==> flow/design.v <==
`timescale 1ns / 1ns
module mux2_1(in_0,in_1,switch,out);
	input[14:0] in_0,in_1;					
	input 					switch;
	output[14:0] out;					
 	reg [14:0] out;					
	always@(in_0 or in_1 or switch) 
		begin
			case(switch)
				1'b0: out = in_1;
				1'b1: out = in_0;
				default: out= 0;
			endcase
		end
endmodule
`timescale 1ns / 1ns
module mux4_1(in_0,in_1,in_2,in_3,mux_sel,out);
 	input[14:0]		in_0, in_1, in_2, in_3;	
	input[1:0]			mux_sel;
	output[14:0] out;			
	reg[14:0] out;			
	always@(in_0 or in_1 or in_2 or in_3 or mux_sel)
		begin
			case(mux_sel)
			 2'b00 : out = in_0;
			 2'b01 : out = in_1;
			 2'b10 : out = in_2;
			 2'b11 : out = in_3;
			 default: out = 0;
			endcase
		end
endmodule 
`timescale 1ns / 1ns
module f_mux8_4(in0_0, in1_0, in2_0, in3_0, in0_1, in1_1, in2_1, in3_1, switch, out_0, out_1, out_2, out_3);
	input[14:0]		in0_0, in1_0, in2_0, in3_0, in0_1, in1_1, in2_1, in3_1;
	input      		switch;
	output[14:0] out_0, out_1, out_2, out_3;		
	mux2_1 M0(.in_0(in0_0), .in_1(in0_1), .switch(switch), .out(out_0));
	mux2_1 M1(.in_0(in1_0), .in_1(in1_1), .switch(switch), .out(out_1));
	mux2_1 M2(.in_0(in2_0), .in_1(in2_1), .switch(switch), .out(out_2));
	mux2_1 M3(.in_0(in3_0), .in_1(in3_1), .switch(switch), .out(out_3));
endmodule
`timescale 1ns / 1ns
module top_mux(in0_0_0, in0_1_0, in0_2_0, in0_3_0, 					
					  in0_0_1, in0_1_1, in0_2_1, in0_3_1,
 					 in1_0_0, in1_1_0, in1_2_0, in1_3_0, 
					 in1_0_1, in1_1_1, in1_2_1, in1_3_1,
 					 in2_0_0, in2_1_0, in2_2_0, in2_3_0, 
					 in2_0_1, in2_1_1, in2_2_1, in2_3_1,
 					 in3_0_0, in3_1_0, in3_2_0, in3_3_0, 
					 in3_0_1, in3_1_1, in3_2_1, in3_3_1,
					 switch,mux_sel,
					 out0_0, out0_1, out0_2, out0_3,
					 out1_0, out1_1, out1_2, out1_3,
					 out2_0, out2_1, out2_2, out2_3,
					 out3_0, out3_1, out3_2, out3_3);
	input[1:0] mux_sel;
	input switch;
	input[14:0] in0_0_0, in0_1_0, in0_2_0, in0_3_0, 						
					  in0_0_1, in0_1_1, in0_2_1, in0_3_1,		
 					 in1_0_0, in1_1_0, in1_2_0, in1_3_0, 		
					 in1_0_1, in1_1_1, in1_2_1, in1_3_1,		
 					 in2_0_0, in2_1_0, in2_2_0, in2_3_0, 		
					 in2_0_1, in2_1_1, in2_2_1, in2_3_1,		
 					 in3_0_0, in3_1_0, in3_2_0, in3_3_0, 		
					 in3_0_1, in3_1_1, in3_2_1, in3_3_1;		
	output[14:0] 	out0_0, out0_1, out0_2, out0_3,					
					 		out1_0, out1_1, out1_2, out1_3,
					 		out2_0, out2_1, out2_2, out2_3,
							out3_0, out3_1, out3_2, out3_3;
	  wire[14:0] m0_0, m0_1, m0_2, m0_3, 						
 						 m1_0, m1_1, m1_2, m1_3, 	
 						 m2_0, m2_1, m2_2, m2_3,	
 						 m3_0, m3_1, m3_2, m3_3; 	
	f_mux8_4 F0(.in0_0(in0_0_0), .in1_0(in0_1_0), .in2_0(in0_2_0), .in3_0(in0_3_0), .in0_1(in0_0_1), .in1_1(in0_1_1), .in2_1(in0_2_1), .in3_1(in0_3_1), .switch(switch), .out_0(m0_0), .out_1(m0_1), .out_2(m0_2), .out_3(m0_3));
	f_mux8_4 F1(.in0_0(in1_0_0), .in1_0(in1_1_0), .in2_0(in1_2_0), .in3_0(in1_3_0), .in0_1(in1_0_1), .in1_1(in1_1_1), .in2_1(in1_2_1), .in3_1(in1_3_1), .switch(switch), .out_0(m1_0), .out_1(m1_1), .out_2(m1_2), .out_3(m1_3));
	f_mux8_4 F2(.in0_0(in2_0_0), .in1_0(in2_1_0), .in2_0(in2_2_0), .in3_0(in2_3_0), .in0_1(in2_0_1), .in1_1(in2_1_1), .in2_1(in2_2_1), .in3_1(in2_3_1), .switch(switch), .out_0(m2_0), .out_1(m2_1), .out_2(m2_2), .out_3(m2_3));
	f_mux8_4 F3(.in0_0(in3_0_0), .in1_0(in3_1_0), .in2_0(in3_2_0), .in3_0(in3_3_0), .in0_1(in3_0_1), .in1_1(in3_1_1), .in2_1(in3_2_1), .in3_1(in3_3_1), .switch(switch), .out_0(m3_0), .out_1(m3_1), .out_2(m3_2), .out_3(m3_3));
	mux4_1 M0_0(.in_0(m0_0), .in_1(m1_0), .in_2(m2_0), .in_3(m3_0), .mux_sel(mux_sel), .out(out0_0));
	mux4_1 M0_1(.in_0(m0_1), .in_1(m1_1), .in_2(m2_1), .in_3(m3_1), .mux_sel(mux_sel), .out(out0_1));
	mux4_1 M0_2(.in_0(m0_2), .in_1(m1_2), .in_2(m2_2), .in_3(m3_2), .mux_sel(mux_sel), .out(out0_2));
	mux4_1 M0_3(.in_0(m0_3), .in_1(m1_3), .in_2(m2_3), .in_3(m3_3), .mux_sel(mux_sel), .out(out0_3));
	mux4_1 M1_0(.in_0(m1_0), .in_1(m2_0), .in_2(m3_0), .in_3(m0_0), .mux_sel(mux_sel), .out(out1_0));
	mux4_1 M1_1(.in_0(m1_1), .in_1(m2_1), .in_2(m3_1), .in_3(m0_1), .mux_sel(mux_sel), .out(out1_1));
	mux4_1 M1_2(.in_0(m1_2), .in_1(m2_2), .in_2(m3_2), .in_3(m0_2), .mux_sel(mux_sel), .out(out1_2));
	mux4_1 M1_3(.in_0(m1_3), .in_1(m2_3), .in_2(m3_3), .in_3(m0_3), .mux_sel(mux_sel), .out(out1_3));
	mux4_1 M2_0(.in_0(m2_0), .in_1(m3_0), .in_2(m0_0), .in_3(m1_0), .mux_sel(mux_sel), .out(out2_0));
	mux4_1 M2_1(.in_0(m2_1), .in_1(m3_1), .in_2(m0_1), .in_3(m1_1), .mux_sel(mux_sel), .out(out2_1));
	mux4_1 M2_2(.in_0(m2_2), .in_1(m3_2), .in_2(m0_2), .in_3(m1_2), .mux_sel(mux_sel), .out(out2_2));
	mux4_1 M2_3(.in_0(m2_3), .in_1(m3_3), .in_2(m0_3), .in_3(m1_3), .mux_sel(mux_sel), .out(out2_3));
	mux4_1 M3_0(.in_0(m3_0), .in_1(m0_0), .in_2(m1_0), .in_3(m2_0), .mux_sel(mux_sel), .out(out3_0));
	mux4_1 M3_1(.in_0(m3_1), .in_1(m0_1), .in_2(m1_1), .in_3(m2_1), .mux_sel(mux_sel), .out(out3_1));
	mux4_1 M3_2(.in_0(m3_2), .in_1(m0_2), .in_2(m1_2), .in_3(m2_2), .mux_sel(mux_sel), .out(out3_2));
	mux4_1 M3_3(.in_0(m3_3), .in_1(m0_3), .in_2(m1_3), .in_3(m2_3), .mux_sel(mux_sel), .out(out3_3));
endmodule
`timescale 1ns / 1ns
module demux1_4( in, mux_sel, out_0, out_1, out_2, out_3);
	input[14:0] in;
	input [1:0] mux_sel;
	output[14:0]  out_0, out_1, out_2, out_3;
	assign out_0 = in;
	assign out_1 = in;
	assign out_2 = in;
	assign out_3 = in;
endmodule
`timescale 1ns / 1ns
module demux1_8( in, switch , mux_sel, out0_0 , out0_1, out1_0 , out1_1, out2_0 , out2_1, out3_0, out3_1);
	input[14:0] in;
	input switch;
	input [1:0] mux_sel;
	output[14:0] out0_0 , out0_1, out1_0 , out1_1, out2_0 , out2_1, out3_0, out3_1;
	wire [14:0] wire_0, wire_1;
	demux1_4 d0( .in(wire_0), .mux_sel(mux_sel), .out_0(out0_0), .out_1(out1_0), .out_2(out2_0), .out_3(out3_0));
	demux1_4 d1( .in(wire_1), .mux_sel(mux_sel), .out_0(out0_1), .out_1(out1_1), .out_2(out2_1), .out_3(out3_1));
	assign wire_0 = in;
	assign wire_1 = in;
endmodule
`timescale 1ns / 1ns
module weight_table0(clk, rst, in_0, in_1 , in_2, in_3, weight_sum);
	input clk,rst;
	input [7:0] in_0,in_1,in_2,in_3;   
	output [14:0] weight_sum;
	reg[14:0] mult_0,mult_1,mult_2,mult_3;
	reg[14:0] temp_0,temp_1,temp_2,temp_3;
	reg[14:0] weight_sum;
	always@(in_1 or in_2 or in_3 or in_0) 
   begin
	  mult_0 = 15'b0;
	  mult_1 = {in_1,7'b0};
	  mult_2 = 15'b0;
	  mult_3 = 15'b0;
   end
	always@(posedge clk) 
	 begin
	  temp_0 <= mult_0;
	  temp_1 <= mult_1;
	  temp_2 <= mult_2;
	  temp_3 <= mult_3;
	 end
  always@(temp_0 or temp_1	or temp_2	or temp_3	)
	 begin
		weight_sum = temp_0 + temp_1	+ temp_2	+temp_3;
	 end	
endmodule
`timescale 1ns / 1ns
module weight_table1(clk, rst, in_0, in_1 , in_2, in_3, weight_sum);
	input clk,rst;
	input [7:0] in_0,in_1,in_2,in_3;   
	output [14:0] weight_sum;
	reg[14:0] mult_0,mult_1,mult_2,mult_3;
	reg[14:0] temp_0,temp_1,temp_2,temp_3;
	reg[14:0] weight_sum;
	always@(in_1 or in_2 or in_3 or in_0) 
   begin
	  mult_0 = {4'b0,in_0,3'b0} + {7'b0,in_0};
	  mult_1 = {1'b0,in_1,6'b0} + {2'b0,in_1,5'b0} + {4'b0,in_1,3'b0} + {5'b0,in_1,2'b0} + {6'b0,in_1,1'b0} + {7'b0,in_1};
	  mult_2 = {3'b0,in_2,4'b0} + {4'b0,in_2,3'b0} + {5'b0,in_2,2'b0} + {7'b0,in_2};
	  mult_3 = {6'b0,in_3,1'b0} + {7'b0,in_3};
   end
	always@(posedge clk) 
	 begin
	  temp_0 <= mult_0;
	  temp_1 <= mult_1;
	  temp_2 <= mult_2;
	  temp_3 <= mult_3;
	 end
  always@(temp_0 or temp_1	or temp_2	or temp_3	)
	 begin
		weight_sum =  temp_1 - temp_0	+ temp_2	- temp_3;
	 end	
endmodule
`timescale 1ns / 1ns
module weight_table2(clk, rst, in_0, in_1 , in_2, in_3, weight_sum);
	input clk,rst;
	input [7:0] in_0,in_1,in_2,in_3;   
	output [14:0] weight_sum;
	reg[14:0] mult_0,mult_1,mult_2,mult_3;
	reg[14:0] temp_0,temp_1,temp_2,temp_3;
	reg[14:0] weight_sum;
	always@(in_1 or in_2 or in_3 or in_0) 
   begin
	  mult_0 = {4'b0,in_0,3'b0};
	  mult_1 = {1'b0,in_1,6'b0} + {4'b0,in_1,3'b0};
	  mult_2 = {1'b0,in_2,6'b0} + {4'b0,in_2,3'b0};
	  mult_3 = {4'b0,in_3,3'b0};
   end
	always@(posedge clk) 
	 begin
	  temp_0 <= mult_0;
	  temp_1 <= mult_1;
	  temp_2 <= mult_2;
	  temp_3 <= mult_3;
	 end
  always@(temp_0 or temp_1	or temp_2	or temp_3	)
	 begin
		weight_sum = temp_1 - temp_0	+ temp_2	- temp_3;
	 end	
endmodule
`timescale 1ns / 1ns
module weight_table3(clk, rst, in_0, in_1 , in_2, in_3, weight_sum);
	input clk,rst;
	input [7:0] in_0,in_1,in_2,in_3;   
	output [14:0] weight_sum;
	reg[14:0] mult_0,mult_1,mult_2,mult_3;
	reg[14:0] temp_0,temp_1,temp_2,temp_3;
	reg[14:0] weight_sum;
	always@(in_1 or in_2 or in_3 or in_0) 
   begin
	  mult_0 = {6'b0,in_0,1'b0} + {7'b0,in_0};
	  mult_1 = {3'b0,in_1,4'b0} + {4'b0,in_1,3'b0} + {5'b0,in_1,2'b0} + {7'b0,in_1};
	  mult_2 = {1'b0,in_2,6'b0} + {2'b0,in_2,5'b0} + {4'b0,in_2,3'b0} + {5'b0,in_2,2'b0} + {6'b0,in_2,1'b0} + {7'b0,in_2};
	  mult_3 = {4'b0,in_3,3'b0} + {7'b0,in_3};
   end
	always@(posedge clk) 
	 begin
	  temp_0 <= mult_0;
	  temp_1 <= mult_1;
	  temp_2 <= mult_2;
	  temp_3 <= mult_3;
	 end
  always@(temp_0 or temp_1	or temp_2	or temp_3	)
	 begin
		weight_sum = temp_1 - temp_0	+ temp_2	- temp_3;
	 end	
endmodule
`timescale 1ns / 1ns
module y_weight_table0(clk, rst, in_0, in_1 , in_2, in_3, weight_sum);
	input clk,rst;
	input [14:0] in_0,in_1,in_2,in_3;   
	output [7:0] weight_sum;
   reg[14:0] weight_sum_temp;
	reg[21:0] mult_0,mult_1,mult_2,mult_3;
	reg[21:0] temp_0,temp_1,temp_2,temp_3;
	always@(in_1 or in_2 or in_3 or in_0) 
   begin
	  mult_0 = 22'b0;
	  mult_1 = {in_1,7'b0};
	  mult_2 = 22'b0;
	  mult_3 = 22'b0;
   end
	always@(posedge clk) 
	 begin
	  temp_0 <= mult_0;
	  temp_1 <= mult_1;
	  temp_2 <= mult_2;
	  temp_3 <= mult_3;
	 end
  always@(temp_0 or temp_1	or temp_2	or temp_3	)
	 begin
		weight_sum_temp = temp_0[21:7] + temp_1[21:7]	+ temp_2[21:7]	+temp_3[21:7];
	 end	
	assign weight_sum = weight_sum_temp[14:7];
endmodule
`timescale 1ns / 1ns
module y_weight_table1(clk, rst, in_0, in_1 , in_2, in_3, weight_sum);
	input clk,rst;
	input [14:0] in_0,in_1,in_2,in_3;   
	output [7:0] weight_sum;
	reg[21:0] mult_0,mult_1,mult_2,mult_3;
	reg[21:0] temp_0,temp_1,temp_2,temp_3;
	reg[14:0] weight_sum_temp;
	always@(in_1 or in_2 or in_3 or in_0) 
   begin
	  mult_0 = {4'b0,in_0,3'b0} + {7'b0,in_0};
	  mult_1 = {1'b0,in_1,6'b0} + {2'b0,in_1,5'b0} + {4'b0,in_1,3'b0} + {5'b0,in_1,2'b0} + {6'b0,in_1,1'b0} + {7'b0,in_1};
	  mult_2 = {3'b0,in_2,4'b0} + {4'b0,in_2,3'b0} + {5'b0,in_2,2'b0} + {7'b0,in_2};
	  mult_3 = {6'b0,in_3,1'b0} + {7'b0,in_3};
   end
	always@(posedge clk) 
	 begin
	  temp_0 <= mult_0;
	  temp_1 <= mult_1;
	  temp_2 <= mult_2;
	  temp_3 <= mult_3;
	 end
  always@(temp_0 or temp_1	or temp_2	or temp_3	)
	 begin
		weight_sum_temp = temp_1[21:7] - temp_0[21:7]	+ temp_2[21:7]	- temp_3[21:7];
	 end	
  assign weight_sum = weight_sum_temp[14:7];
endmodule
`timescale 1ns / 1ns
module y_weight_table2(clk, rst, in_0, in_1 , in_2, in_3, weight_sum);
	input clk,rst;
	input [14:0] in_0,in_1,in_2,in_3;   
	output [7:0] weight_sum;
	reg[21:0] mult_0,mult_1,mult_2,mult_3;
	reg[21:0] temp_0,temp_1,temp_2,temp_3;
	reg[14:0] weight_sum_temp;
	always@(in_1 or in_2 or in_3 or in_0) 
   begin
	  mult_0 = {4'b0,in_0,3'b0};
	  mult_1 = {1'b0,in_1,6'b0} + {4'b0,in_1,3'b0};
	  mult_2 = {1'b0,in_2,6'b0} + {4'b0,in_2,3'b0};
	  mult_3 = {4'b0,in_3,3'b0};
   end
	always@(posedge clk) 
	 begin
	  temp_0 <= mult_0;
	  temp_1 <= mult_1;
	  temp_2 <= mult_2;
	  temp_3 <= mult_3;
	 end
  always@(temp_0 or temp_1	or temp_2	or temp_3	)
	 begin
		weight_sum_temp = temp_1[21:7] - temp_0[21:7]	+ temp_2[21:7]	- temp_3[21:7];
	 end	
  assign weight_sum = weight_sum_temp[14:7];
endmodule
`timescale 1ns / 1ns
module y_weight_table3(clk, rst, in_0, in_1 , in_2, in_3, weight_sum);
	input clk,rst;
	input [14:0] in_0,in_1,in_2,in_3;   
	output [7:0] weight_sum;
	reg[21:0] mult_0,mult_1,mult_2,mult_3;
	reg[21:0] temp_0,temp_1,temp_2,temp_3;
	reg[14:0] weight_sum_temp;
	always@(in_1 or in_2 or in_3 or in_0) 
   begin
	  mult_0 = {6'b0,in_0,1'b0} + {7'b0,in_0};
	  mult_1 = {3'b0,in_1,4'b0} + {5'b0,in_1,2'b0} + {4'b0,in_1,3'b0} + {7'b0,in_1};
	  mult_2 = {1'b0,in_2,6'b0} + {2'b0,in_2,5'b0} + {4'b0,in_2,3'b0} + {5'b0,in_2,2'b0} + {6'b0,in_2,1'b0} + {7'b0,in_2};
	  mult_3 = {4'b0,in_3,3'b0} + {7'b0,in_3};
   end
	always@(posedge clk) 
	 begin
	  temp_0 <= mult_0;
	  temp_1 <= mult_1;
	  temp_2 <= mult_2;
	  temp_3 <= mult_3;
	 end
  always@(temp_0 or temp_1	or temp_2	or temp_3	)
	 begin
		weight_sum_temp = temp_1[21:7] - temp_0[21:7]	+ temp_2[21:7]	- temp_3[21:7];
	 end	
  assign weight_sum = weight_sum_temp[14:7];
endmodule
`timescale 1ns / 1ns
module input_array(clk, rst, act, in, out_0, out_1, out_2, out_3);
 input clk,rst,act;
 input[7:0] in;
 output [7:0] out_0, out_1, out_2, out_3;
 reg [7:0]input_array_0 [0:3];
 reg [7:0]input_array_1 [0:3];
 reg [7:0]input_array_2 [0:3];
 reg [7:0]input_array_3 [0:3];
 reg [1:0] count;
 reg [7:0] out_0, out_1, out_2, out_3;
 reg enable;
 always@(posedge clk or negedge rst) 
 begin
  if(!rst)
   count <= 2'b00;
 else
   begin
    case(act)
     1'b0:
 			count <= count;
     1'b1: begin
   				  if(count==2'b11)
     					 count<= 2'b00;
    				  else
             count <= count+1; 
          end 
	  endcase
   end
 end
 always@(posedge clk)
  begin
   if(act==0) begin
  					 input_array_3[0] <= input_array_3[0];
 					 input_array_3[3] <= input_array_3[3];
  					 input_array_3[2] <= input_array_3[2];
 					 input_array_3[1] <= input_array_3[1];
  					 input_array_2[0] <= input_array_2[0];
 					 input_array_2[3] <= input_array_2[3];
  					 input_array_2[2] <= input_array_2[2];
 					 input_array_2[1] <= input_array_2[1];
  					 input_array_1[0] <= input_array_1[0];
 					 input_array_1[3] <= input_array_1[3];
  					 input_array_1[2] <= input_array_1[2];
 					 input_array_1[1] <= input_array_1[1];
  					 input_array_0[0] <= input_array_0[0];
 					 input_array_0[3] <= input_array_0[3];
  					 input_array_0[2] <= input_array_0[2];
 					 input_array_0[1] <= input_array_0[1];
          end
  else begin
     case(count)		 
  		  3'b00 : begin 
  					 input_array_0[0] <= in;
 					 input_array_3[3] <= input_array_3[2];
  					 input_array_3[2] <= input_array_3[1];
 					 input_array_3[1] <= input_array_3[0];
           end
   		  3'b01 : begin
	           input_array_1[0] <= in;
 					 input_array_0[3] <= input_array_0[2];
  					 input_array_0[2] <= input_array_0[1];
 					 input_array_0[1] <= input_array_0[0];
           end
    		 3'b10 : begin
             input_array_2[0] <= in;
 					 input_array_1[3] <= input_array_1[2];
  					 input_array_1[2] <= input_array_1[1];
 					 input_array_1[1] <= input_array_1[0];
           end
    	  3'b11 : begin
             input_array_3[0] <= in;
 					 input_array_2[3] <= input_array_2[2];
  					 input_array_2[2] <= input_array_2[1];
 					 input_array_2[1] <= input_array_2[0];
           end
     endcase
    end
   end 
 always @ (count or input_array_0[0] or input_array_0[1] or input_array_0[2] or input_array_0[3]or input_array_1[0] or input_array_1[1] or input_array_1[2] or input_array_1[3]or input_array_2[0] or input_array_2[1] or input_array_2[2] or input_array_2[3]or input_array_3[0] or input_array_3[1] or input_array_3[2] or input_array_3[3])
  begin
   case(count)
    2'b01 : begin
					  out_0 = input_array_0[0];
					  out_1 = input_array_0[1];
					  out_2 = input_array_0[2];
					  out_3 = input_array_0[3];
           end
    2'b10 : begin
					  out_0 = input_array_1[0];
					  out_1 = input_array_1[1];
					  out_2 = input_array_1[2];
					  out_3 = input_array_1[3];
           end
    2'b11 : begin
					  out_0 = input_array_2[0];
					  out_1 = input_array_2[1];
					  out_2 = input_array_2[2];
					  out_3 = input_array_2[3];
           end
    2'b00 : begin
					  out_0 = input_array_3[0];
					  out_1 = input_array_3[1];
					  out_2 = input_array_3[2];
					  out_3 = input_array_3[3];
           end
   endcase
end 
endmodule
`timescale 1ns / 1ns
module bicubic(clk, rst, act, in, out_0, out_1, out_2, out_3);
	input clk,rst,act;
	input [7:0] in;
  wire oooooooooooooooo;
	wire [7:0] in_0,in_1,in_2,in_3;   
	output [7:0] out_0, out_1, out_2, out_3;
	wire [1:0] ooooooooooo;
	wire[14:0] x_weight_sum_0;
	wire[14:0] x_weight_sum_1;
	wire[14:0] x_weight_sum_2;
	wire[14:0] x_weight_sum_3;
	wire[7:0] y_weight_sum_0;	
	wire[7:0] y_weight_sum_1;
	wire[7:0] y_weight_sum_2;
	wire[7:0] y_weight_sum_3;
	 input_array A(.clk(clk), .rst(rst), .act(act), .in(in),
					.out_0(in_3), .out_1(in_2), .out_2(in_1), .out_3(in_0));
	reg[14:0] array0_0 [3:0];
	reg[14:0] array0_1 [3:0];
	reg[14:0] array1_0 [3:0];
	reg[14:0] array1_1 [3:0];
	reg[14:0] array2_0 [3:0];
	reg[14:0] array2_1 [3:0];
	reg[14:0] array3_0 [3:0];
	reg[14:0] array3_1 [3:0];
	reg[1:0] mux_sel;
	reg switch;
	wire[14:0] dm0_0_0, dm0_1_0, dm0_2_0, dm0_3_0, 				
					  dm0_0_1, dm0_1_1, dm0_2_1, dm0_3_1,
 					 dm1_0_0, dm1_1_0, dm1_2_0, dm1_3_0, 
					 dm1_0_1, dm1_1_1, dm1_2_1, dm1_3_1,
 					 dm2_0_0, dm2_1_0, dm2_2_0, dm2_3_0, 
					 dm2_0_1, dm2_1_1, dm2_2_1, dm2_3_1,
 					 dm3_0_0, dm3_1_0, dm3_2_0, dm3_3_0, 
					 dm3_0_1, dm3_1_1, dm3_2_1, dm3_3_1;
  wire[14:0]  array0_0_0, array0_1_0, array0_2_0, array0_3_0, 					
					  array0_0_1, array0_1_1, array0_2_1, array0_3_1,
 					 array1_0_0, array1_1_0, array1_2_0, array1_3_0, 
					 array1_0_1, array1_1_1, array1_2_1, array1_3_1,
 					 array2_0_0, array2_1_0, array2_2_0, array2_3_0, 
					 array2_0_1, array2_1_1, array2_2_1, array2_3_1,
 					 array3_0_0, array3_1_0, array3_2_0, array3_3_0, 
					 array3_0_1, array3_1_1, array3_2_1, array3_3_1;
	wire[14:0]  y_in0_0,y_in0_1,y_in0_2,y_in0_3,				
					  y_in1_0,y_in1_1,y_in1_2,y_in1_3,
					  y_in2_0,y_in2_1,y_in2_2,y_in2_3,
					  y_in3_0,y_in3_1,y_in3_2,y_in3_3;
	assign array0_0_0= array0_0[0];		
	assign array0_1_0= array0_0[1];		
	assign array0_2_0= array0_0[2];		
	assign array0_3_0= array0_0[3];		
	assign array1_0_0= array1_0[0];		
	assign array1_1_0= array1_0[1];		
	assign array1_2_0= array1_0[2];		
	assign array1_3_0= array1_0[3];		
	assign array2_0_0= array2_0[0];		
	assign array2_1_0= array2_0[1];		
	assign array2_2_0= array2_0[2];		
	assign array2_3_0= array2_0[3];		
	assign array3_0_0= array3_0[0];		
	assign array3_1_0= array3_0[1];		
	assign array3_2_0= array3_0[2];		
	assign array3_3_0= array3_0[3];		
	assign array0_0_1= array0_1[0];		
	assign array0_1_1= array0_1[1];		
	assign array0_2_1= array0_1[2];		
	assign array0_3_1= array0_1[3];		
	assign array1_0_1= array1_1[0];		
	assign array1_1_1= array1_1[1];		
	assign array1_2_1= array1_1[2];		
	assign array1_3_1= array1_1[3];		
	assign array2_0_1= array2_1[0];		
	assign array2_1_1= array2_1[1];		
	assign array2_2_1= array2_1[2];		
	assign array2_3_1= array2_1[3];		
	assign array3_0_1= array3_1[0];		
	assign array3_1_1= array3_1[1];		
	assign array3_2_1= array3_1[2];		
	assign array3_3_1= array3_1[3];		
	assign out_0 = y_weight_sum_0;
	assign out_1 = y_weight_sum_1;
	assign out_2 = y_weight_sum_2;
	assign out_3 = y_weight_sum_3;
	weight_table0 x0(.clk(clk), .rst(rst), .in_0(in_0), .in_1(in_1), .in_2(in_2), .in_3(in_3), .weight_sum(x_weight_sum_0));
	weight_table1 x1(.clk(clk), .rst(rst), .in_0(in_0), .in_1(in_1), .in_2(in_2), .in_3(in_3), .weight_sum(x_weight_sum_1));
	weight_table2 x2(.clk(clk), .rst(rst), .in_0(in_0), .in_1(in_1), .in_2(in_2), .in_3(in_3), .weight_sum(x_weight_sum_2));
	weight_table3 x3(.clk(clk), .rst(rst), .in_0(in_0), .in_1(in_1), .in_2(in_2), .in_3(in_3), .weight_sum(x_weight_sum_3));
	demux1_8 dm0( .in(x_weight_sum_0), .switch(switch) , .mux_sel(mux_sel), .out0_0(dm0_0_0) , .out0_1(dm0_0_1), .out1_0(dm0_1_0) , .out1_1(dm0_1_1), .out2_0(dm0_2_0) , .out2_1(dm0_2_1), .out3_0(dm0_3_0), .out3_1(dm0_3_1));
	demux1_8 dm1( .in(x_weight_sum_1), .switch(switch) , .mux_sel(mux_sel), .out0_0(dm1_0_0) , .out0_1(dm1_0_1), .out1_0(dm1_1_0) , .out1_1(dm1_1_1), .out2_0(dm1_2_0) , .out2_1(dm1_2_1), .out3_0(dm1_3_0), .out3_1(dm1_3_1));
	demux1_8 dm2( .in(x_weight_sum_2), .switch(switch) , .mux_sel(mux_sel), .out0_0(dm2_0_0) , .out0_1(dm2_0_1), .out1_0(dm2_1_0) , .out1_1(dm2_1_1), .out2_0(dm2_2_0) , .out2_1(dm2_2_1), .out3_0(dm2_3_0), .out3_1(dm2_3_1));
	demux1_8 dm3( .in(x_weight_sum_3), .switch(switch) , .mux_sel(mux_sel), .out0_0(dm3_0_0) , .out0_1(dm3_0_1), .out1_0(dm3_1_0) , .out1_1(dm3_1_1), .out2_0(dm3_2_0) , .out2_1(dm3_2_1), .out3_0(dm3_3_0), .out3_1(dm3_3_1));
	top_mux top(.in0_0_0(array0_0_0), .in0_1_0(array0_1_0), .in0_2_0(array0_2_0), .in0_3_0(array0_3_0), 					
					  .in0_0_1(array0_0_1), .in0_1_1(array0_1_1), .in0_2_1(array0_2_1), .in0_3_1(array0_3_1),
						.in1_0_0(array1_0_0), .in1_1_0(array1_1_0), .in1_2_0(array1_2_0), .in1_3_0(array1_3_0), 							
						.in1_0_1(array1_0_1), .in1_1_1(array1_1_1), .in1_2_1(array1_2_1), .in1_3_1(array1_3_1),							
						.in2_0_0(array2_0_0), .in2_1_0(array2_1_0), .in2_2_0(array2_2_0), .in2_3_0(array2_3_0), 							
						.in2_0_1(array2_0_1), .in2_1_1(array2_1_1), .in2_2_1(array2_2_1), .in2_3_1(array2_3_1),									
 						.in3_0_0(array3_0_0), .in3_1_0(array3_1_0), .in3_2_0(array3_2_0), .in3_3_0(array3_3_0), 							
						.in3_0_1(array3_0_1), .in3_1_1(array3_1_1), .in3_2_1(array3_2_1), .in3_3_1(array3_3_1),	
						.switch(switch), .mux_sel(mux_sel),					
					 .out0_0(y_in0_0), .out0_1(y_in0_1), .out0_2(y_in0_2), .out0_3(y_in0_3),
					 .out1_0(y_in1_0), .out1_1(y_in1_1), .out1_2(y_in1_2), .out1_3(y_in1_3),
					 .out2_0(y_in2_0), .out2_1(y_in2_1), .out2_2(y_in2_2), .out2_3(y_in2_3),
					 .out3_0(y_in3_0), .out3_1(y_in3_1), .out3_2(y_in3_2), .out3_3(y_in3_3));
	y_weight_table0 y0(.clk(clk), .rst(rst), .in_0(y_in0_0), .in_1(y_in0_1), .in_2(y_in0_2), .in_3(y_in0_3), .weight_sum(y_weight_sum_0));
	y_weight_table1 y1(.clk(clk), .rst(rst), .in_0(y_in1_0), .in_1(y_in1_1), .in_2(y_in1_2), .in_3(y_in1_3), .weight_sum(y_weight_sum_1));
	y_weight_table2 y2(.clk(clk), .rst(rst), .in_0(y_in2_0), .in_1(y_in2_1), .in_2(y_in2_2), .in_3(y_in2_3), .weight_sum(y_weight_sum_2));
	y_weight_table3 y3(.clk(clk), .rst(rst), .in_0(y_in3_0), .in_1(y_in3_1), .in_2(y_in3_2), .in_3(y_in3_3), .weight_sum(y_weight_sum_3));
	always@(posedge clk or negedge rst)
	 begin
		if(!rst)
			mux_sel <=2'b10;
		else begin
		 case(act)
       1'b0: mux_sel <= mux_sel;
       1'b1: begin 
		 				if(mux_sel == 2'b11)
				 			mux_sel <= 2'b00;
						else
				 			mux_sel <= mux_sel +1;
					  end
 		  endcase
      end
	  end
	always@(posedge clk or negedge rst) 
	 begin
		if(!rst)
			switch <= 1;
		else
		 if(mux_sel == 2'b11)
			switch <= !switch;
		 else 
			switch <=switch;
	 end
	always@(posedge clk )
	  begin
			case({switch,mux_sel})
					3'b000: begin  
									array0_0[0] <= dm0_0_0;
									array1_0[0] <= dm1_0_0;
									array2_0[0] <= dm2_0_0;
									array3_0[0] <= dm3_0_0;
								 end
					3'b001: begin  
									array0_0[1] <= dm0_1_0;
									array1_0[1] <= dm1_1_0;
									array2_0[1] <= dm2_1_0;
									array3_0[1] <= dm3_1_0;
								 end
					3'b010: begin  
									array0_0[2] <= dm0_2_0;
									array1_0[2] <= dm1_2_0;
									array2_0[2] <= dm2_2_0;
									array3_0[2] <= dm3_2_0;
								 end
					3'b011: begin  
									array0_0[3] <= dm0_3_0;
									array1_0[3] <= dm1_3_0;
									array2_0[3] <= dm2_3_0;
									array3_0[3] <= dm3_3_0;
								 end
					3'b100: begin  
									array0_1[0] <= dm0_0_1;
									array1_1[0] <= dm1_0_1;
									array2_1[0] <= dm2_0_1;
									array3_1[0] <= dm3_0_1;
								 end
					3'b101: begin  
									array0_1[1] <= dm0_1_1;
									array1_1[1] <= dm1_1_1;
									array2_1[1] <= dm2_1_1;
									array3_1[1] <= dm3_1_1;
								 end
					3'b110: begin  
									array0_1[2] <= dm0_2_1;
									array1_1[2] <= dm1_2_1;
									array2_1[2] <= dm2_2_1;
									array3_1[2] <= dm3_2_1;
								 end
					3'b111: begin  
									array0_1[3] <= dm0_3_1;
									array1_1[3] <= dm1_3_1;
									array2_1[3] <= dm2_3_1;
									array3_1[3] <= dm3_3_1;
								 end
	 			endcase
	  end
endmodule
# Step by step through the tools: bicubic
# Tool output for the design above, in the order of the flow.
# Line numbers count from 1 in the design file above.
# Library cell names are shortened.
# Not given: --
# setup
top_module	bicubic
clock	clk
library	sky130hd
pvt_corner	tt_025C_1v80

# Word level
# Yosys after proc, flatten, opt, wreduce and memory -nomap, before mapping. Print and check cells are not counted. Equal cells are merged and count once.
# bits
ff_bits	996
latchBits	0
mem_bits_rw	0
rom_bits	0
clocked_rd_ports_x_width	0
n_memories	0
in_bits	11
out_inout_bits	32
word_cells	200
# classes
n_addsub	64
mul	0
div_mod_pow	0
compare	0
equal	13
shifts	0
muxes	37
n_logic	1
reduce_logical	8
# ops
op	n
parallel mux 15 bit (select 4 bit)	13
parallel mux 15 bit (select 2 bit)	16
parallel mux 8 bit (select 4 bit)	4
subtractor 15 bit	8
adder 15 bit	6
adder 22 x 15 -> 22 bit	4
adder 22 x 17 -> 22 bit	3
adder 22 x 18 -> 22 bit	3
adder 15 x 10 -> 15 bit	4
subtractor 15 x 11 -> 15 bit	4
adder 15 x 8 -> 15 bit	4
adder 21 x 18 -> 22 bit	2
adder 21 x 20 -> 22 bit	2
adder 22 x 16 -> 22 bit	2
adder 18 x 15 -> 19 bit	2
adder 16 x 15 -> 17 bit	2
adder 14 x 11 -> 15 bit	2
adder 14 x 13 -> 15 bit	2
adder 15 x 11 -> 15 bit	2
adder 15 x 9 -> 15 bit	2
adder 12 x 11 -> 13 bit	2
adder 11 x 8 -> 12 bit	2
adder 19 x 17 -> 20 bit	1
adder 19 x 18 -> 20 bit	1
adder 9 x 8 -> 10 bit	2
equality test 3 bit with constant B	4
equality test 2 bit with constant B	4
AND reduction 2 bit	4
# Not listed: further kinds 9, cells in them 16.

# Logic depth
# Depth = most cells in a row (Yosys ltp): at word level without a register or memory, in the mapped netlist without a sequential cell, where the memories' decode and read muxes count.
# depth
depth_word	8
ABC_AREA	0
ltp_mapped	30
ltp_nobuf	24

# After synthesis
# The flow's flattened synthesis, as Yosys stat reports it; memories are mapped. The netlist is that of the ABC_AREA named above (0 if unset); the other value can give another one.
# synth_totals
stdcells	4426
yosys_area_um2	50367.1
sequential_area_um2	21888.5
ffs	828
buffers	124
# types
cell_type	n	type_area_um2
edfxtp_1	528	1.59E+04
fa_1	302	6.05E+03
dfxtp_1	295	5.91E+03
ha_1	439	5.49E+03
inv_1	618	2.32E+03
xnor2_1	191	1.67E+03
mux2i_1	140	1.4E+03
nor2_1	348	1.31E+03
mux2_2	99	1.11E+03
a21oi_1	195	975.936
xor2_1	85	744.464
nand2_1	157	589.315
o21ai_0	112	560.538
a21o_1	67	502.982
nor3_1	96	480.461
o21a_1	54	405.389
o22ai_1	56	350.336
a222oi_1	31	310.298
# Other cell types: 64; their cells: 613.
# By module: a second synthesis without flattening, with its own total; a netlist apart from the flattened one above.
# unflattened
cells_unflattened	4710
hier_area_um2	61826.8
# Each row is one instance without its submodules.
# modules
module	instances	n_cells	mod_area_um2	mod_seq_area_um2
bicubic	1	502	14630.3	14491.4
y_weight_table1	1	664	6498.7	1021.0
mux4_1	16	18	392.9	0.0
y_weight_table3	1	621	6231.0	1021.0
input_array	1	257	4902.2	3893.7
weight_table3	1	498	4834.6	1021.0
weight_table1	1	488	4814.6	1021.0
mux2_1	16	17	237.7	0.0
demux1_4	8	60	450.4	0.0
y_weight_table2	1	360	3394.5	1041.0
weight_table2	1	256	2451.1	800.8
weight_table0	1	16	216.5	160.2
y_weight_table0	1	8	160.2	160.2
demux1_8	4	0	0.0	0.0
# Further modules, not shown: 2.

# Path before layout
# Source: OpenSTA report_checks on the synthesized netlist (no wires, ideal clock, input and output delay 20% of the period each), path of least setup slack; recovery checks are left aside. Register names are those of the netlist, which keeps one name where synthesis merged equal registers.
# synth_path
path_type	flip-flop to flip-flop
start	reg switch
end	reg y3.temp_2[21]
tclk_ns	10.0
setup_time_ns	0.072
launch_ns	0.000
arrival_ns	7.258
required_ns	9.928
setup_slack_ns	2.669
path_delay_ns	7.330
driving_pins	29
path_buffers	10
synth_period_reached_ns	7.331
# "path_delay_ns" is the arrival time less input delay plus setup time.
# "driving_pins" counts driving pins, that of a launching flip-flop among them; a cell with two outputs on the path counts twice.
# "synth_period_reached_ns" is the clock period less the worst setup slack; recovery checks do not enter. This is arithmetic on one report: input and output delays are still those of the set period (20% each).
# Between the ends stands the longest chain of elaborated cells between them, by number of cells; it is not shown to be the way that was timed. Of several equally long chains one is given.
# A line is the first line of the expression or statement that the cell stems from. Yosys adds cells for indexed reads and writes and turns some case tables into memories.
# At most two assigning lines are given for a register; there are more.
# synth_via
path_cell_list	dfstp_2 > buf_6 > buf_6 > buf_4 > buf_2 > buf_4 > buf_4 > buf_2 > buf_4 > buf_2 > buf_2 > mux2_2 > a22oi_1 > inv_1 > fa_1 > fa_1 > inv_1 > fa_1 > inv_1 > ha_1 > o21a_1 > a2111oi_0 > o311ai_0 > o21a_1 > o31a_1 > nor4_1 > a21oi_1 > a21oi_1 > xnor2_1
elab_chain_cells	8
cells_between	11
cone_lines	3
classes_between	add/sub (5); mux (5); logic (1)
# synth_rtl
item	line_no	source
start: declaration	474	reg switch;
start: assignment	578	switch <= !switch;
start: assignment	580	switch <=switch;
NOT 1 bit	9	case(switch)
parallel mux 15 bit (select 2 bit)	9
parallel mux 15 bit (select 4 bit)	24	case(mux_sel)
adder 21 x 20 -> 22 bit	322	mult_2 = {1'b0,in_2,6'b0} + {2'b0,in_2,5'b0} + {4'b0,in_2,3'b0} + {5'b0,in_2,2'b0} + {6'b0,in_2,1'b0} + {7'b0, ...
adder 22 x 18 -> 22 bit	322
adder 22 x 17 -> 22 bit	322
adder 22 x 16 -> 22 bit	322
adder 22 x 15 -> 22 bit	322
end: assignment	329	temp_2 <= mult_2;
end: declaration	316	reg[21:0] temp_0,temp_1,temp_2,temp_3;

# Timing after layout
# From the final timing report of record 1: the path of least setup slack in the routed layout; clock arrival at registers is part of the times.
# layout_path
path_type	flip-flop to flip-flop
start	reg mux_sel[0]
end	reg y3.temp_2[21]
tclk_ns	8.57
setup_time_ns	0.07
launch_ns	0.68
arrival_ns	9.45
required_ns	9.16
setup_slack_ns	-0.29
driving_pins	27
path_buffers	6
# Between the ends stands the longest chain of elaborated cells between them, by number of cells; it is not shown to be the way that was timed. Of several equally long chains one is given.
# At most two assigning lines are given for a register; there are more.
# layout_via
path_cell_list	dfrtp_1 > inv_1 > ha_2 > clkdlybuf4s15_2 > clkbuf_1 > buf_1 > clkbuf_1 > buf_1 > nand2_1 > o41ai_2 > buf_4 > inv_1 > fa_1 > fa_1 > inv_1 > fa_1 > inv_1 > ha_1 > or3_1 > o21ai_0 > o311ai_1 > o21a_1 > o31a_1 > nor4_1 > a21oi_1 > a21oi_1 > xnor2_1
elab_chain_cells	7
cells_between	10
classes_between	add/sub (5); eq/ne (3); mux (1); reduce/logical (1)
# layout_rtl
item	line_no	source
start: declaration	473	reg[1:0] mux_sel;
start: assignment	562	1'b0: mux_sel <= mux_sel;
start: assignment	567	mux_sel <= mux_sel +1;
equality test 2 bit	24	case(mux_sel)
parallel mux 15 bit (select 4 bit)	24
adder 21 x 20 -> 22 bit	322	mult_2 = {1'b0,in_2,6'b0} + {2'b0,in_2,5'b0} + {4'b0,in_2,3'b0} + {5'b0,in_2,2'b0} + {6'b0,in_2,1'b0} + {7'b0, ...
adder 22 x 18 -> 22 bit	322
adder 22 x 17 -> 22 bit	322
adder 22 x 16 -> 22 bit	322
adder 22 x 15 -> 22 bit	322
end: assignment	329	temp_2 <= mult_2;
end: declaration	316	reg[21:0] temp_0,temp_1,temp_2,temp_3;

# Stored flow runs of bicubic (6 of them; Yosys, OpenROAD, sky130hd). They differ in their settings and are not a sequence. Constraints: input delay and output delay 20% of the set period each, output load 0.01 pF.
# "period_reached_ns" means the clock period less the worst setup slack. The figure is calculated, with input and output delays left at 20% of the set period.
# A setting shown as n/a is not set for that run.
run name	ABC_AREA	CORE_MARGIN	CORE_UTILIZATION	GPL_TIMING_DRIVEN	PLACE_DENSITY_LB_ADDON	SETUP_SLACK_MARGIN	SLEW_MARGIN	TNS_END_PERCENT	period_ns	CAP_MARGIN	CELL_PAD_IN_SITES_DETAIL_PLACEMENT	CELL_PAD_IN_SITES_GLOBAL_PLACEMENT	CORE_ASPECT_RATIO	CTS_CLUSTER_DIAMETER	CTS_CLUSTER_SIZE	HOLD_SLACK_MARGIN	MAX_ROUTING_LAYER	MIN_ROUTING_LAYER	setup_ws_ns	period_reached_ns	design.die.area_um2	post_synth_area_um2	finalUtil_frac
record 1	0	4	46	0	0.06	-0.7	0	85	8.57	20	n/a	n/a	n/a	n/a	n/a	n/a	n/a	n/a	-0.290	8.860	114853.0	50367.1	0.516
record 2	1	8	55	0	0.23	3.26	40	20	11.9	20	0	0	1.05	372	80	0.03	met5	met2	4.003	7.897	105596.0	52497.8	0.593
record 3	n/a	2	48	0	0.16	n/a	35	n/a	6.48	20	1	n/a	n/a	n/a	n/a	n/a	n/a	n/a	0.075	6.405	107538.0	50367.1	0.56
record 4	n/a	2	40	n/a	n/a	n/a	20	n/a	10.0	20	n/a	n/a	n/a	n/a	n/a	n/a	n/a	n/a	2.766	7.234	128773.0	50367.1	0.447
record 5	n/a	2	40	n/a	n/a	n/a	20	n/a	5.4	20	n/a	n/a	n/a	n/a	n/a	n/a	n/a	n/a	-0.194	5.594	128773.0	50367.1	0.49
record 6	n/a	2	40	n/a	n/a	n/a	20	n/a	7.29	20	n/a	n/a	n/a	n/a	n/a	n/a	n/a	n/a	0.594	6.696	128773.0	50367.1	0.449
